==> flow/design.v <==
module SP_wocg(
	clk,
	rst_n,
	in_valid,
	in_data,
	in_mode,
	out_valid,
	out_data
);
input clk, rst_n, in_valid;
input [2:0] in_mode;
input [8:0] in_data;
output reg out_valid;
output reg [8:0] out_data;
genvar idx;
integer i;
localparam IDLE = 4'b0000;
localparam INV  = 4'b0001;
localparam MUL  = 4'b0010;
localparam SORT = 4'b0100;
localparam SUM  = 4'b1000;
reg [3:0] cur_state,next_state;
reg [4:0] cnt;
reg [2:0] cnt_data;
reg [8:0] data_temp;
reg [10:0] data_sum [0:5]; 
reg [2:0] mode_r;
wire idle_state = cur_state == IDLE;
wire inv_in_valid  = cur_state[0] && cnt < 6;
wire mul_in_valid  = cur_state[1] && cnt < 6;
wire sort_in_valid = cur_state[2] && cnt < 6;
wire sum_in_valid  = cur_state[3] && cnt < 6;
wire inv_out_valid,mul_out_valid,sort_out_valid;
wire [8:0] inv_out_data,mul_out_data,sort_out_data;
wire [8:0] sum_mod_out_w;   
wire inv_done  = cur_state[0] && cnt == 'd18;
wire mul_done  = cur_state[1] && cnt == 'd12;
wire sort_done = cur_state[2] && cnt == 'd11;
reg  sum_done ;
wire mode0_cnt_flag = cur_state[3] && mode_r == 'd0 && cnt == 'd5;
always @(posedge clk or negedge rst_n) begin
	if (!rst_n) begin
		cur_state <= IDLE;
	end
	else begin
		cur_state <= next_state;
	end
end
always @(*) begin
	case(cur_state)
		IDLE : next_state = in_valid  ? in_mode[0] ? INV : in_mode[1] ? MUL : in_mode[2] ? SORT : SUM : IDLE;
		INV  : next_state = inv_done  ? mode_r[1] ? MUL : mode_r[2] ? SORT : SUM : INV;
		MUL  : next_state = mul_done  ? mode_r[2] ? SORT : SUM : MUL;
		SORT : next_state = sort_done ? SUM : SORT;
		SUM  : next_state = sum_done  ? IDLE : SUM;
		default : next_state = IDLE;
	endcase
end
always @(*) begin 
	if(cur_state[3]) begin
		if(mode_r == 'd0) sum_done = cnt == 'd12;
		else sum_done = cnt == 'd7;
	end
	else sum_done = 0;
end
always @(posedge clk or negedge rst_n) begin
	if (!rst_n) begin
		cnt <= 'd0;
	end
	else begin
		if(idle_state) cnt <= 'd0;
		else if(inv_done | mul_done | sort_done) cnt <= 'd0;
		else cnt <= cnt + 'd1;
	end
end
always @(posedge clk or negedge rst_n) begin
	if (!rst_n) begin
		cnt_data <= 'd0;
	end
	else begin
		if(inv_in_valid)  cnt_data <= cnt_data + 'd1;
		else if(mul_in_valid)  cnt_data <= cnt_data + 'd1;
		else if(sort_in_valid) cnt_data <= cnt_data + 'd1;
		else if(mode0_cnt_flag) cnt_data <= 'd1;
		else if(cur_state[3])  cnt_data <= cnt_data + 'd1;
		else if(inv_done | mul_done | sort_done | sum_done) cnt_data <= 'd0;
	end
end
always @(posedge clk or negedge rst_n) begin
	if (!rst_n) begin
		mode_r <= 'd0;
	end
	else if(in_valid && idle_state)begin
		mode_r <= in_mode;
	end
end
always @(posedge clk or negedge rst_n) begin
	if (!rst_n) begin
		data_temp <= 'd0;
	end
	else begin
		if(in_valid) data_temp <= in_data;
		else if(inv_out_valid)  data_temp <= inv_out_data;
		else if(mul_out_valid)  data_temp <= mul_out_data;
		else if(sort_out_valid) data_temp <= sort_out_data;
	end
end
always @(posedge clk or negedge rst_n) begin
	if (!rst_n) begin
		for(i=0;i<6;i=i+1) begin
			data_sum[i] <= 'd0;
		end
	end
	else begin
		if(inv_in_valid) begin
			data_sum[cnt_data] <= data_sum[cnt_data] + data_temp;   
		end
		else if(mul_in_valid)  begin 
			if(mode_r[0]) data_sum[cnt_data] <= data_sum[cnt_data] + data_temp;   
			else data_sum[cnt_data] <= data_sum[cnt_data] + (data_temp << 1);   
		end
		else if(sort_in_valid) begin
			if(mode_r[1:0] == 'd0) data_sum[cnt_data] <= (data_sum[cnt_data] + data_temp) + (data_temp << 1);   
			else if(mode_r[1]) data_sum[cnt_data] <= data_sum[cnt_data] + data_temp;  
			else data_sum[cnt_data] <= data_sum[cnt_data] + (data_temp << 1);  
		end
		else if(sum_in_valid)  begin
			if(mode_r[2:0] == 'd0) data_sum[cnt_data] <= data_sum[cnt_data] + (data_temp << 2);   
			else if(mode_r[2]) data_sum[cnt_data] <= data_sum[cnt_data] + data_temp;  
			else if(mode_r[1]) data_sum[cnt_data] <= data_sum[cnt_data] + (data_temp << 1);  
			else data_sum[cnt_data] <= (data_sum[cnt_data] + data_temp) + (data_temp << 1);  
		end
		else if(idle_state) begin
			for(i=0;i<6;i=i+1) begin
				data_sum[i] <= 'd0;
			end
		end
	end
end
always @(posedge clk or negedge rst_n) begin
	if (!rst_n) begin
		out_data <= 'd0;
	end
	else begin
		if(sum_done) out_data <= 'd0;
		else if(cur_state[3]) begin 
			if(mode_r == 'd0) out_data <= cnt > 'd5 ? sum_mod_out_w : 'd0;
			else out_data <= cnt > 'd0 ? sum_mod_out_w : 'd0;
		end
	end
end
always @(posedge clk or negedge rst_n) begin
	if (!rst_n) begin
		out_valid <= 0;
	end
	else begin
		if(sum_done) out_valid <= 0;
		else if(cur_state[3]) begin 
			if(mode_r == 'd0) out_valid <= cnt > 'd5 ? 1 : 0;
			else out_valid <= cnt > 'd0 ? 1 : 0;
		end
	end
end
Modular_Inv Inv_inst (.clk(clk),.rst_n(rst_n),.in_valid(inv_in_valid),.in_data(data_temp),.out_valid(inv_out_valid) ,.out_data(inv_out_data));
Modular_Mul Mul_inst (.clk(clk),.rst_n(rst_n),.in_valid(mul_in_valid),.in_data(data_temp),.out_valid(mul_out_valid) ,.out_data(mul_out_data));
Sort      Sort_inst (.clk(clk),.rst_n(rst_n),.in_valid(sort_in_valid),.in_data(data_temp),.out_valid(sort_out_valid),.out_data(sort_out_data));
Modular_509 U_inst_C(.in_data({7'd0,data_sum[cnt_data - 1]}),.out_data(sum_mod_out_w));
endmodule
module Modular_509(in_data,out_data);
parameter BIAS = 9'd509;
input [17:0] in_data;
output reg [8:0] out_data;
wire  [10:0] tmp = (in_data[8:0] + in_data[17:9]) + (in_data[17:9] << 1);
wire  [10:0] tmp_bias_509  = tmp - BIAS;
wire  [10:0] tmp_bias_1018 = tmp - (BIAS<<1);
wire  [10:0] tmp_bias_1527 = tmp - (BIAS<<1) - BIAS;
wire  [10:0] tmp_bias_2036 = tmp - (BIAS<<2);
always @(*) begin
	if(tmp < BIAS) out_data = tmp;
	else if(tmp_bias_509  < BIAS) out_data = tmp_bias_509 ;
	else if(tmp_bias_1018 < BIAS) out_data = tmp_bias_1018;
	else if(tmp_bias_1527 < BIAS) out_data = tmp_bias_1527;
	else out_data = tmp_bias_2036;
end
endmodule
module Modular_Inv(clk,rst_n,in_valid,in_data,out_valid,out_data);
input  [8:0] in_data;
input  clk,rst_n,in_valid;
output out_valid;
output [8:0] out_data;
localparam IDLE = 2'b00;
localparam CAL  = 2'b01;
localparam OUT  = 2'b10;
reg [1:0] cur_state,next_state;
reg [5:0] st_end_flag_r;
reg pulse;
reg [3:0] cnt;
reg [17:0] data_A_r[0:5],data_B_r[0:5];
wire cal_done = cnt == 'd12;
wire out_done = cnt == 'd5 && cur_state[1];
reg  [5:0] stall_flag_r;
wire  [8:0] modA_out_w[0:2];
wire  [8:0] modB_out_w[0:2];
reg  [17:0] modA_in_w [0:2];
reg  [17:0] modB_in_w [0:2];
wire [17:0] mulA_out_w[0:2];
wire [17:0] mulB_out_w[0:2];
reg   [8:0] mulA_in_w [0:2];
reg   [8:0] mulB_in_w [0:2];
genvar idx;
integer i;
assign out_valid = cur_state[1];
assign out_data = out_valid ? data_A_r[cnt] : 'd0;
always @(posedge clk or negedge rst_n) begin
	if (!rst_n) begin
		cur_state <= IDLE;
	end
	else begin
		cur_state <= next_state;
	end
end
always @(*) begin
	case(cur_state)
		IDLE:next_state = in_valid ? CAL : IDLE;
		CAL :next_state = cal_done ? OUT : CAL ;
		OUT :next_state = out_done ? IDLE: OUT ;
		default: next_state = IDLE;
	endcase
end
generate
	for(idx=0;idx<3;idx=idx+1) begin
		Modular_509 U_inst_A(.in_data(modA_in_w[idx]),.out_data(modA_out_w[idx]));
		Modular_509 U_inst_B(.in_data(modB_in_w[idx]),.out_data(modB_out_w[idx]));
	end
endgenerate
generate
	for(idx=0;idx<3;idx=idx+1) begin
		assign mulA_out_w[idx] =  mulA_in_w[idx] * mulB_in_w[idx];
		assign mulB_out_w[idx] =  mulB_in_w[idx] * mulB_in_w[idx];
	end
endgenerate
always @(*) begin 
	for(i=0;i<3;i=i+1) begin
		if(pulse)
			mulA_in_w[i] = data_A_r[2*i];
		else
			mulA_in_w[i] = data_A_r[2*i+1];
	end
end
always @(*) begin 
	for(i=0;i<3;i=i+1) begin
		if(pulse)
			mulB_in_w[i] = data_B_r[2*i];
		else
			mulB_in_w[i] = data_B_r[2*i+1];
	end
end
always @(*) begin 
	for(i=0;i<3;i=i+1) begin
		if(!pulse)
			modA_in_w[i] = data_A_r[2*i];
		else
			modA_in_w[i] = data_A_r[2*i+1];
	end
end
always @(*) begin 
	for(i=0;i<3;i=i+1) begin
		if(!pulse)
			modB_in_w[i] = data_B_r[2*i];
		else
			modB_in_w[i] = data_B_r[2*i+1];
	end
end
always @(posedge clk or negedge rst_n) begin
	if (!rst_n) begin
		cnt <= 'd0;
	end
	else begin
		if(in_valid) cnt <= cnt + 'd1;
		else if(cal_done | out_done) cnt <= 'd0;
		else if(cur_state[1]) cnt <= cnt + 'd1;
		else if(pulse) cnt <= cnt + 'd1;
	end
end
always @(posedge clk or negedge rst_n) begin
	if (!rst_n) begin
		stall_flag_r <= 'd0;
	end
	else begin
		if(cnt == 'd3 && cur_state[0]) stall_flag_r <= 6'b000001;
		else if(cnt == 'd4 && cur_state[0]) stall_flag_r <= 6'b000011;
		else stall_flag_r <= stall_flag_r << 1;
	end
end
always @(posedge clk or negedge rst_n) begin
	if (!rst_n) begin
		pulse <= 0;
	end
	else begin
		if(out_done) pulse <= 0;
		else if(cur_state[0] | cur_state[1]) pulse <= ~pulse;
	end
end
always @(posedge clk or negedge rst_n) begin
	if (!rst_n) begin
		st_end_flag_r <= 'd0;
	end
	else begin
		if(in_valid) st_end_flag_r[cnt] <= 1;
		else if(cur_state[1]) st_end_flag_r[cnt] <= 0;
	end
end
always @(posedge clk or negedge rst_n) begin
	if (!rst_n) begin
		for(i=0;i<6;i=i+1) begin
			data_A_r[i] <= 'd0;
		end
	end
	else begin
		for(i=0;i<6;i=i+2) begin  
			if(in_valid && cnt == i)  data_A_r[i] <= in_data;
			else if(stall_flag_r[i])  data_A_r[i] <= data_A_r[i];
			else if(st_end_flag_r[i]) data_A_r[i] <= !pulse ? modA_out_w[i>>1] : mulA_out_w[i>>1];
			else data_A_r[i] <= 'd0;
		end
		for(i=1;i<6;i=i+2) begin  
			if(in_valid && cnt == i)  data_A_r[i] <= in_data;
			else if(stall_flag_r[i])  data_A_r[i] <= data_A_r[i];
			else if(st_end_flag_r[i]) data_A_r[i] <= !pulse ? mulA_out_w[i>>1] : modA_out_w[i>>1];
			else data_A_r[i] <= 'd0;
		end
	end
end
always @(posedge clk or negedge rst_n) begin
	if (!rst_n) begin
		for(i=0;i<6;i=i+1) begin
			data_B_r[i] <= 'd0;
		end
	end
	else begin
		for(i=0;i<6;i=i+2) begin  
			if(in_valid && cnt == i) data_B_r[i] <= in_data*in_data;
			else if(st_end_flag_r[i]) data_B_r[i] <= !pulse ? modB_out_w[i>>1] : mulB_out_w[i>>1] ;
			else data_B_r[i] <= 'd0;
		end
		for(i=1;i<6;i=i+2) begin  
			if(in_valid && cnt == i) data_B_r[i] <= in_data*in_data;
			else if(st_end_flag_r[i]) data_B_r[i] <= !pulse ? mulB_out_w[i>>1] : modB_out_w[i>>1];
			else data_B_r[i] <= 'd0;
		end
	end
end
endmodule
module Modular_Mul(clk,rst_n,in_valid,in_data,out_valid,out_data);
input  [8:0] in_data;
input  clk,rst_n,in_valid;
output out_valid;
output [8:0] out_data;
localparam IDLE = 2'b00;
localparam CAL  = 2'b01;
localparam OUT  = 2'b10;
reg [1:0] cur_state,next_state;
reg [3:0] cnt;
reg [8:0] b_r[0:5];
reg [8:0] tmp_mod_r;
reg [8:0] tmp1_r;
reg [8:0] tmp2_r;
reg [8:0] tmp3_r;
reg [8:0] tmp4_r;
reg [17:0] tmp_r;
genvar idx;
integer i;
wire [8:0] mod_out_w;
reg  [8:0] in_mul_A_w,in_mul_B_w;
Modular_509 U_inst_C(.in_data(tmp_r),.out_data(mod_out_w));
assign out_valid = cur_state[1];
assign out_data  = out_valid ? tmp_mod_r : 'd0;
always @(posedge clk or negedge rst_n) begin
	if (!rst_n) begin
		cur_state <= IDLE;
	end
	else begin
		cur_state <= next_state;
	end
end
always @(*) begin
	case(cur_state)
		IDLE:next_state = in_valid ? CAL : IDLE;
		CAL :next_state = cnt == 'd10 ? OUT : CAL ;
		OUT :next_state = cnt == 'd0 ? IDLE: OUT ;
		default: next_state = IDLE;
	endcase
end
always @(*) begin
	if(in_valid) begin
		in_mul_A_w = b_r[0];
	end
	else begin
		case(cnt)
			'd5 :in_mul_A_w = b_r[0];
			'd6 :in_mul_A_w = tmp_mod_r;
			'd7 :in_mul_A_w = tmp2_r;
			'd8 :in_mul_A_w = tmp1_r;
			'd9 :in_mul_A_w = b_r[0];
			'd10:in_mul_A_w = b_r[1];
			'd11:in_mul_A_w = b_r[2];
			'd12:in_mul_A_w = b_r[3];
			'd13:in_mul_A_w = b_r[4];
			'd14:in_mul_A_w = b_r[5];
			default:in_mul_A_w = 'd0;
		endcase
	end
end
always @(*) begin
	if(in_valid) begin
		in_mul_B_w = in_data;
	end
	else begin
		case(cnt)
			'd5 :in_mul_B_w = b_r[5];
			'd6 :in_mul_B_w = tmp4_r;
			'd7 :in_mul_B_w = tmp4_r;
			'd8 :in_mul_B_w = tmp4_r;
			'd9 :in_mul_B_w = tmp_mod_r;
			'd10:in_mul_B_w = tmp_mod_r;
			'd11:in_mul_B_w = tmp3_r;
			'd12:in_mul_B_w = tmp3_r;
			'd13:in_mul_B_w = tmp1_r;
			'd14:in_mul_B_w = tmp2_r;
			default:in_mul_B_w = 'd0;
		endcase
	end
end
always @(posedge clk or negedge rst_n) begin
	if (!rst_n) begin
		cnt <= 'd0;
	end
	else begin
		if(cur_state[0] | cur_state[1]) cnt <= cnt + 'd1; 
		else if(cur_state == IDLE) cnt <= 'd0;
	end
end
always @(posedge clk or negedge rst_n) begin
	if (!rst_n) begin
		for(i=0;i<6;i=i+1) begin
			b_r[i] <= 'd0;
		end
	end
	else begin
		if(in_valid) begin
			for(i=0;i<5;i=i+1) begin
				b_r[0] <= in_data;
				b_r[i+1] <= b_r[i];
			end
		end
	end
end
always @(posedge clk or negedge rst_n) begin
	if (!rst_n) begin
		tmp_r <= 'd0;
	end
	else begin
		tmp_r <= in_mul_A_w * in_mul_B_w;
	end
end
always @(posedge clk or negedge rst_n) begin
	if (!rst_n) begin
		tmp_mod_r <= 'd0;
	end
	else begin
		tmp_mod_r <= mod_out_w;
	end
end
always @(posedge clk or negedge rst_n) begin
	if (!rst_n) begin
		tmp1_r <= 'd0;
	end
	else begin
		tmp1_r <= cur_state[1] ? tmp1_r : tmp_mod_r;
	end
end
always @(posedge clk or negedge rst_n) begin
	if (!rst_n) begin
		tmp2_r <= 'd0;
	end
	else begin
		tmp2_r <= cur_state[1] ? tmp2_r : tmp1_r;
	end
end
always @(posedge clk or negedge rst_n) begin
	if (!rst_n) begin
		tmp3_r <= 'd0;
	end
	else begin
		tmp3_r <= cur_state[1] ? tmp3_r : tmp2_r;
	end
end
always @(posedge clk or negedge rst_n) begin
	if (!rst_n) begin
		tmp4_r <= 'd0;
	end
	else begin
		tmp4_r <= tmp3_r;
	end
end
endmodule
module Sort(clk,rst_n,in_valid,in_data,out_valid,out_data);
input  [8:0] in_data;
input  clk,rst_n,in_valid;
output out_valid;
output [8:0] out_data;
integer i;
reg [8:0] data_r[0:5];
reg [4:0] st_flag_r;
reg [1:0] cur_state,next_state;
localparam IDLE = 2'b00;
localparam RD   = 2'b01;
localparam SORT = 2'b10;
localparam OUT  = 2'b11;
wire sort_done = st_flag_r == 'd1 && cur_state == SORT;
wire rd_done = st_flag_r[0] && cur_state == RD;
wire out_done = st_flag_r == 0 && cur_state == OUT;
assign out_valid = cur_state == OUT;
assign out_data  = out_valid ? data_r[5] : 'd0;
always @(posedge clk or negedge rst_n) begin
	if (!rst_n) begin
		cur_state <= IDLE;
	end
	else begin
		cur_state <= next_state;
	end
end
always @(*) begin
	case(cur_state)
		IDLE:next_state = in_valid  ? RD   : IDLE;
		RD  :next_state = rd_done   ? SORT : RD  ;
		SORT:next_state = sort_done ? OUT  : SORT;
		OUT: next_state = out_done  ? IDLE : OUT ;
		default: next_state = IDLE;
	endcase
end
always @(posedge clk or negedge rst_n) begin
	if (!rst_n) begin
		st_flag_r <= 'd0;
	end
	else if (cur_state == IDLE || sort_done) begin
		st_flag_r <= 'b10000;
	end
	else if(rd_done) begin
		st_flag_r <= 'b10101;
	end
	else begin
		st_flag_r <= st_flag_r >> 1;
	end
end
always @(posedge clk or negedge rst_n) begin
	if (!rst_n) begin
		for(i=0;i<6;i=i+1) begin
			data_r[i] <= 'd0;
		end
	end
	else begin
		if(in_valid) begin
			if(in_data > data_r[0]) begin
				data_r[0] <= in_data;
				data_r[1] <= data_r[0];
				data_r[2] <= data_r[1];
				data_r[3] <= data_r[2];
				data_r[4] <= data_r[3];
				data_r[5] <= data_r[4];
			end
			else begin
				data_r[1] <= in_data;
				data_r[2] <= data_r[1];
				data_r[3] <= data_r[2];
				data_r[4] <= data_r[3];
				data_r[5] <= data_r[4];
			end
		end
		else if(cur_state == SORT && st_flag_r[0]) begin   
      		for(i=1;i<5;i=i+2)
      		begin
      		  data_r[i  ] <= (data_r[i] < data_r[i+1]) ? data_r[i+1] : data_r[i  ];
      		  data_r[i+1] <= (data_r[i] < data_r[i+1]) ? data_r[i  ] : data_r[i+1];
      		end
		end
		else if(cur_state == SORT && !st_flag_r[0]) begin
      		for(i=2;i<5;i=i+2)
      		begin
      		  data_r[i  ] <= (data_r[i] < data_r[i+1]) ? data_r[i+1] : data_r[i  ];
      		  data_r[i+1] <= (data_r[i] < data_r[i+1]) ? data_r[i  ] : data_r[i+1];
      		end
		end
		else if(cur_state == OUT) begin
      		for(i=0;i<5;i=i+1)
      		begin
      		  data_r[i+1] <= data_r[i];
      		end
		end
		else if(cur_state == IDLE) begin
			for(i=0;i<6;i=i+1) begin
				data_r[i] <= 'd0;
			end
		end
	end
end
endmodule
Tool chain data of SP_wocg
What the tools print for SP_wocg, step after step.
Line numbers count from 1 in the design file above.
Operators: Yosys type, input widths -> output width; for muxes data width and select width s.
Library cell names are shortened.
{"block": "setup", "top": "SP_wocg", "clock_port": "clk", "lib": "sky130hd", "corner": "tt_025C_1v80"}

Elaborated design
Source: Yosys, flattened and elaborated. Widths are those after wreduce. Registers that Yosys merges into a memory's read port (data or address) are not register bits. Print and check cells do not count. Equal cells are merged and count once.
{"block": "word_totals", "ff_bits": 519, "input_bits": 15, "out_inout_bits": 10, "word_cells": 688}
{"block": "classes", "add_sub_neg": 66, "mul": 8, "n_cmp": 40, "equal": 88, "shifts": 2, "n_mux": 355, "n_logic": 11, "reduce_and_logical": 66}
{"block": "ops", "cell": "$mux 11", "count": 165}
{"block": "ops", "cell": "$mul 9x9->18", "count": 8}
{"block": "ops", "cell": "$mux 18", "count": 48}
{"block": "ops", "cell": "$mux 9", "count": 84}
{"block": "ops", "cell": "$lt 11x9->1 const B", "count": 32}
{"block": "ops", "cell": "$sub 11x9->11 const B", "count": 16}
{"block": "ops", "cell": "$pmux 11 s6", "count": 2}
{"block": "ops", "cell": "$pmux 9 s6", "count": 2}
{"block": "ops", "cell": "$sub 11x10->11 const B", "count": 8}
{"block": "ops", "cell": "$pmux 9 s9", "count": 1}
{"block": "ops", "cell": "$add 10x10->11", "count": 7}
{"block": "ops", "cell": "$sub 9x9->9 const B", "count": 8}
{"block": "ops", "cell": "$add 9x9->10", "count": 7}
{"block": "ops", "cell": "$add 11x9->11", "count": 6}
{"block": "ops", "cell": "$mux 4", "count": 16}
{"block": "ops", "cell": "$add 11x10->11", "count": 5}
{"block": "ops", "cell": "$ne 2x1->1 const B", "count": 25}
{"block": "ops", "cell": "$eq 4x4->1 const B", "count": 9}
{"block": "ops", "cell": "$lt 9x9->1", "count": 4}
{"block": "ops", "cell": "$reduce_and 5->1", "count": 7}
{"block": "ops", "cell": "$logic_and 1x1->1", "count": 24}
{"block": "ops", "cell": "$eq 4x3->1 const B", "count": 6}
{"block": "ops", "cell": "$mux 6", "count": 4}
{"block": "ops", "cell": "$pmux 4 s5", "count": 1}
{"block": "ops", "cell": "$mux 5", "count": 4}
{"block": "ops", "cell": "$ne 2x2->1 const B", "count": 9}
{"block": "ops", "cell": "$eq 3x2->1 const B", "count": 6}
{"block": "ops", "cell": "$eq 3x3->1 const B", "count": 6}
Other operator kinds: 48; their cells: 116.

Longest topological paths
Depth = most cells in a row (Yosys ltp): at word level without a register or memory, in the mapped netlist without a sequential cell, where the memories' decode and read muxes count.
{"block": "depth", "depth_word": 19, "ABC_AREA": 0, "mapped_depth": 32, "depth_no_buf": 31}

After synthesis
Source: synth_stat.txt of the flow (Yosys; design flattened, memories mapped). It holds for the ABC_AREA given above (unset counts as 0); a run with the other value may have another netlist.
{"block": "synth_totals", "stdcells": 6860, "synth_area_um2": 59716.0, "seq_area_um2": 13038.8, "ff_cells": 521, "n_buf": 296}
{"block": "types", "cell_type": "dfrtp_1", "count": 520, "type_area_um2": 1.3E+04}
{"block": "types", "cell_type": "fa_1", "count": 413, "type_area_um2": 8267.93}
{"block": "types", "cell_type": "ha_1", "count": 536, "type_area_um2": 6.71E+03}
{"block": "types", "cell_type": "nand2_1", "count": 739, "type_area_um2": 2773.91}
{"block": "types", "cell_type": "mux2_2", "count": 244, "type_area_um2": 2.75E+03}
{"block": "types", "cell_type": "inv_1", "count": 694, "type_area_um2": 2.6E+03}
{"block": "types", "cell_type": "nor2_1", "count": 589, "type_area_um2": 2210.87}
{"block": "types", "cell_type": "a21oi_1", "count": 353, "type_area_um2": 1.77E+03}
{"block": "types", "cell_type": "xnor2_1", "count": 196, "type_area_um2": 1.72E+03}
{"block": "types", "cell_type": "o21ai_0", "count": 280, "type_area_um2": 1.4E+03}
{"block": "types", "cell_type": "mux2i_1", "count": 107, "type_area_um2": 1.07E+03}
{"block": "types", "cell_type": "clkbuf_1", "count": 231, "type_area_um2": 867.082}
{"block": "types", "cell_type": "a22o_1", "count": 96, "type_area_um2": 840.806}
{"block": "types", "cell_type": "a21o_1", "count": 106, "type_area_um2": 795.763}
{"block": "types", "cell_type": "a22oi_1", "count": 92, "type_area_um2": 690.662}
{"block": "types", "cell_type": "xor2_1", "count": 67, "type_area_um2": 586.813}
{"block": "types", "cell_type": "o22ai_1", "count": 93, "type_area_um2": 581.808}
{"block": "types", "cell_type": "a211oi_1", "count": 76, "type_area_um2": 570.547}
Not listed: further types 104, cells in them 1428.
The figures by module come from a second, unflattened synthesis with its own total; it is not the netlist above.
{"block": "unflattened", "cells_unflattened": 7560, "area_unflattened_um2": 65845.7}
Rows give one instance, submodules left out.
{"block": "by_module", "mod": "Modular_Inv", "instances": 1, "n_cells": 3109, "mod_area_um2": 28041.9, "mod_seq_area_um2": 5880.6}
{"block": "by_module", "mod": "Modular_509", "instances": 8, "n_cells": 288, "mod_area_um2": 2122.0, "mod_seq_area_um2": 0.0}
{"block": "by_module", "mod": "Modular_Mul", "instances": 1, "n_cells": 780, "mod_area_um2": 8480.6, "mod_seq_area_um2": 3078.0}
{"block": "by_module", "mod": "SP_wocg", "instances": 1, "n_cells": 944, "mod_area_um2": 8227.9, "mod_seq_area_um2": 2502.4}
{"block": "by_module", "mod": "Sort", "instances": 1, "n_cells": 423, "mod_area_um2": 4119.0, "mod_seq_area_um2": 1577.8}

Worst setup path after synthesis
Source: OpenSTA report_checks on the synthesized netlist (no wires, ideal clock, input and output delay 20% of the period each), path of least setup slack; recovery checks are left aside. Register names are those of the netlist, which keeps one name where synthesis merged equal registers.
{"block": "synth_path", "kind": "register to register", "startpoint": "reg Inv_inst.pulse", "endpoint": "reg Inv_inst.data_A_r[3][4]", "period_ns": 8.0, "setup_ns": 0.073, "t_first_pin_ns": 0.000, "arrival_time_ns": 6.638, "required_ns": 7.927, "slack_ns": 1.289, "delay_ns": 6.711, "stages": 24, "path_buffers": 5, "synth_period_reached_ns": 6.711}
"delay_ns" = arrival - input delay + setup time.
"stages" counts driving pins, that of a launching flip-flop among them; a cell with two outputs on the path counts twice.
"synth_period_reached_ns" = period - worst setup slack (recovery checks aside). The figure is calculated, with input and output delays left at 20% of the set period.
Between the ends stands the longest chain of elaborated cells between them, by number of cells; it is not shown to be the way that was timed. Of several equally long chains one is given.
A line is the first line of the expression or statement that the cell stems from. Yosys adds cells for indexed reads and writes and turns some case tables into memories.
A register here has more assigning lines than the two given.
{"block": "synth_via", "cell_sequence": "dfrtp_1 clkbuf_1 clkbuf_1 clkbuf_1 buf_1 mux2_2 fa_1 ha_1 fa_1 xor2_1 clkbuf_1 ha_1 a21o_1 o21ai_0 or4_1 nor4_2 a32o_1 o32ai_1 nor4_4 a2bb2oi_2 a21boi_1 or3_1 a21o_1 a21oi_2", "elab_chain_cells": 14, "cone_cells": 22, "classes_between": "6 x add/sub; 1 x mul; 4 x compare; 11 x mux"}
{"block": "synth_rtl", "element": "from (decl)", "line": 196, "rtl": "reg pulse;"}
{"block": "synth_rtl", "element": "from (assign)", "line": 297, "rtl": "pulse <= 0;"}
{"block": "synth_rtl", "element": "from (assign)", "line": 301, "rtl": "else if(cur_state[0] | cur_state[1]) pulse <= ~pulse;"}
{"block": "synth_rtl", "element": "$mux 18", "line": 260, "rtl": "if(!pulse)"}
{"block": "synth_rtl", "element": "$add 9x9->10", "line": 173, "rtl": "wire  [10:0] tmp = (in_data[8:0] + in_data[17:9]) + (in_data[17:9] << 1);"}
{"block": "synth_rtl", "element": "$add 10x10->11", "line": 173}
{"block": "synth_rtl", "element": "$sub 11x10->11", "line": 176, "rtl": "wire  [10:0] tmp_bias_1527 = tmp - (BIAS<<1) - BIAS;"}
{"block": "synth_rtl", "element": "$sub 11x9->11", "line": 176}
{"block": "synth_rtl", "element": "$lt 11x9->1", "line": 182, "rtl": "else if(tmp_bias_1527 < BIAS) out_data = tmp_bias_1527;"}
{"block": "synth_rtl", "element": "$mux 9", "line": 182}
{"block": "synth_rtl", "element": "$mux 9", "line": 181, "rtl": "else if(tmp_bias_1018 < BIAS) out_data = tmp_bias_1018;"}
{"block": "synth_rtl", "element": "$mux 9", "line": 180, "rtl": "else if(tmp_bias_509 < BIAS) out_data = tmp_bias_509 ;"}
{"block": "synth_rtl", "element": "$mux 9", "line": 179, "rtl": "if(tmp < BIAS) out_data = tmp;"}
{"block": "synth_rtl", "element": "$mux 18 x2", "line": 329, "rtl": "else if(st_end_flag_r[i]) data_A_r[i] <= !pulse ? mulA_out_w[i>>1] : modA_out_w[i>>1];"}
{"block": "synth_rtl", "element": "$mux 18", "line": 328, "rtl": "else if(stall_flag_r[i]) data_A_r[i] <= data_A_r[i];"}
{"block": "synth_rtl", "element": "$mux 18", "line": 327, "rtl": "if(in_valid && cnt == i) data_A_r[i] <= in_data;"}
{"block": "synth_rtl", "element": "to (assign)", "line": 327}
{"block": "synth_rtl", "element": "to (assign)", "line": 328}
{"block": "synth_rtl", "element": "to (decl)", "line": 198, "rtl": "reg [17:0] data_A_r[0:5],data_B_r[0:5];"}

Timing after layout
From the final timing report of flow run A: the path of least setup slack in the routed layout; clock arrival at registers is part of the times.
{"block": "layout_path", "kind": "register to register", "startpoint": "reg Inv_inst.pulse", "endpoint": "reg Inv_inst.data_A_r[1][6]", "period_ns": 6.64, "setup_ns": 0.12, "t_first_pin_ns": 0.70, "arrival_time_ns": 7.07, "required_ns": 7.21, "slack_ns": 0.14, "stages": 22, "path_buffers": 4}
Between the ends stands the longest chain of elaborated cells between them, by number of cells; it is not shown to be the way that was timed. Of several equally long chains one is given.
A register here has more assigning lines than the two given.
{"block": "layout_via", "cell_sequence": "dfrtp_4 buf_12 clkbuf_8 buf_8 mux2_2 fa_1 ha_1 fa_2 inv_1 ha_1 a21o_2 xnor3_2 a2bb2oi_2 nand3_1 or3_1 mux2i_4 and2_1 buf_2 o21ai_1 o221a_2 mux2i_1 o211ai_1", "elab_chain_cells": 14, "cone_cells": 22, "classes_between": "6 x add/sub; 1 x mul; 4 x compare; 11 x mux"}
{"block": "layout_rtl", "element": "from (decl)", "line": 196, "rtl": "reg pulse;"}
{"block": "layout_rtl", "element": "from (assign)", "line": 297, "rtl": "pulse <= 0;"}
{"block": "layout_rtl", "element": "from (assign)", "line": 301, "rtl": "else if(cur_state[0] | cur_state[1]) pulse <= ~pulse;"}
{"block": "layout_rtl", "element": "$mux 18", "line": 260, "rtl": "if(!pulse)"}
{"block": "layout_rtl", "element": "$add 9x9->10", "line": 173, "rtl": "wire  [10:0] tmp = (in_data[8:0] + in_data[17:9]) + (in_data[17:9] << 1);"}
{"block": "layout_rtl", "element": "$add 10x10->11", "line": 173}
{"block": "layout_rtl", "element": "$sub 11x10->11", "line": 176, "rtl": "wire  [10:0] tmp_bias_1527 = tmp - (BIAS<<1) - BIAS;"}
{"block": "layout_rtl", "element": "$sub 11x9->11", "line": 176}
{"block": "layout_rtl", "element": "$lt 11x9->1", "line": 182, "rtl": "else if(tmp_bias_1527 < BIAS) out_data = tmp_bias_1527;"}
{"block": "layout_rtl", "element": "$mux 9", "line": 182}
{"block": "layout_rtl", "element": "$mux 9", "line": 181, "rtl": "else if(tmp_bias_1018 < BIAS) out_data = tmp_bias_1018;"}
{"block": "layout_rtl", "element": "$mux 9", "line": 180, "rtl": "else if(tmp_bias_509 < BIAS) out_data = tmp_bias_509 ;"}
{"block": "layout_rtl", "element": "$mux 9", "line": 179, "rtl": "if(tmp < BIAS) out_data = tmp;"}
{"block": "layout_rtl", "element": "$mux 18 x2", "line": 329, "rtl": "else if(st_end_flag_r[i]) data_A_r[i] <= !pulse ? mulA_out_w[i>>1] : modA_out_w[i>>1];"}
{"block": "layout_rtl", "element": "$mux 18", "line": 328, "rtl": "else if(stall_flag_r[i]) data_A_r[i] <= data_A_r[i];"}
{"block": "layout_rtl", "element": "$mux 18", "line": 327, "rtl": "if(in_valid && cnt == i) data_A_r[i] <= in_data;"}
{"block": "layout_rtl", "element": "to (assign)", "line": 327}
{"block": "layout_rtl", "element": "to (assign)", "line": 328}
{"block": "layout_rtl", "element": "to (decl)", "line": 198, "rtl": "reg [17:0] data_A_r[0:5],data_B_r[0:5];"}

==> results <==
Stored flow runs of SP_wocg (4 of them; Yosys, OpenROAD, sky130hd). They differ in their settings and are not a sequence. Constraints: input delay and output delay 20% of the set period each, output load 0.01 pF.
By "clock_period_reached_ns" is meant the clock period of the run minus its worst setup slack. This is arithmetic on one report: input and output delays are still those of the set period (20% each).
"worst_path_allowed_less_slack_ns" means the part of the period allowed to the worst setup path (the constraints hold back 20% at inputs and 20% at outputs) less its slack; where the path has registers, the arrival times of their clocks count too.
By "power.total_uw" is meant OpenSTA's value without simulated activity: inputs other than the clock are taken to toggle once in ten clock periods, and the tool carries that through the logic.

{"run": "flow run A", "settings": { "ABC_AREA": 0, "CAP_MARGIN": 10, "CELL_PAD_IN_SITES_DETAIL_PLACEMENT": 1, "CELL_PAD_IN_SITES_GLOBAL_PLACEMENT": 3, "CORE_ASPECT_RATIO": 0.66, "CORE_MARGIN": 10, "CORE_UTILIZATION": 37, "CTS_CLUSTER_DIAMETER": 276, "GPL_TIMING_DRIVEN": 0, "MAX_ROUTING_LAYER": "met4", "PLACE_DENSITY_LB_ADDON": 0.12, "SETUP_SLACK_MARGIN": -0.04, "SYNTH_MEMORY_MAX_BITS": 16384, "TNS_END_PERCENT": 20, "period_ns": 6.64, "SLEW_MARGIN": 20 }, "results": { "post_route_util_pct": 42.7, "synth_area_um2": 59716.0, "die_footprint_um2": 178212.0, "worst_path_allowed_less_slack_ns": 6.50, "timing.worst_path_kind": "register to register", "power.total_uw": 36978, "cell_area_final_um2": 68331.8, "holdWs_ns": 0.405, "setup_ws_ns": 0.139, "fin_tns_ns": 0.000, "clock_period_reached_ns": 6.501 }}
{"run": "flow run B", "settings": { "CORE_UTILIZATION": 40, "CTS_CLUSTER_DIAMETER": 371, "GPL_TIMING_DRIVEN": 0, "SYNTH_MEMORY_MAX_BITS": 16384, "TNS_END_PERCENT": 75, "period_ns": 8.0, "CAP_MARGIN": 20, "CORE_MARGIN": 2, "SLEW_MARGIN": 20 }, "results": { "post_route_util_pct": 44.1, "synth_area_um2": 59716.0, "die_footprint_um2": 152397.0, "worst_path_allowed_less_slack_ns": 7.79, "timing.worst_path_kind": "register to register", "power.total_uw": 28171, "cell_area_final_um2": 65333.9, "holdWs_ns": 0.396, "setup_ws_ns": 0.206, "fin_tns_ns": 0.000, "clock_period_reached_ns": 7.794 }}
{"run": "flow run C", "settings": { "ABC_AREA": 0, "CAP_MARGIN": 10, "CELL_PAD_IN_SITES_DETAIL_PLACEMENT": 2, "CELL_PAD_IN_SITES_GLOBAL_PLACEMENT": 3, "CORE_ASPECT_RATIO": 0.66, "CORE_MARGIN": 7, "CORE_UTILIZATION": 37, "CTS_CLUSTER_DIAMETER": 276, "MAX_ROUTING_LAYER": "met4", "PLACE_DENSITY_LB_ADDON": 0.12, "SETUP_SLACK_MARGIN": -0.04, "SYNTH_MEMORY_MAX_BITS": 16384, "TNS_END_PERCENT": 20, "period_ns": 6.64, "SLEW_MARGIN": 20 }, "results": { "post_route_util_pct": 41.6, "synth_area_um2": 59716.0, "die_footprint_um2": 173082.0, "worst_path_allowed_less_slack_ns": 6.50, "timing.worst_path_kind": "register to register", "power.total_uw": 35712, "cell_area_final_um2": 66571.3, "holdWs_ns": 0.405, "setup_ws_ns": 0.139, "fin_tns_ns": 0.000, "clock_period_reached_ns": 6.501 }}
{"run": "flow run D", "settings": { "ABC_AREA": 0, "CAP_MARGIN": 10, "CELL_PAD_IN_SITES_DETAIL_PLACEMENT": 1, "CELL_PAD_IN_SITES_GLOBAL_PLACEMENT": 3, "CORE_ASPECT_RATIO": 0.66, "CORE_MARGIN": 10, "CORE_UTILIZATION": 37, "CTS_CLUSTER_DIAMETER": 276, "GPL_TIMING_DRIVEN": 0, "HOLD_SLACK_MARGIN": 0.03, "MAX_ROUTING_LAYER": "met4", "PLACE_DENSITY_LB_ADDON": 0.12, "SETUP_SLACK_MARGIN": -0.04, "SLEW_MARGIN": 40, "SYNTH_MEMORY_MAX_BITS": 16384, "TNS_END_PERCENT": 95, "period_ns": 6.64 }, "results": { "post_route_util_pct": 43.0, "synth_area_um2": 59716.0, "die_footprint_um2": 178212.0, "worst_path_allowed_less_slack_ns": 6.50, "timing.worst_path_kind": "register to register", "power.total_uw": 36864, "cell_area_final_um2": 68798.5, "holdWs_ns": 0.406, "setup_ws_ns": 0.137, "fin_tns_ns": 0.000, "clock_period_reached_ns": 6.503 }}
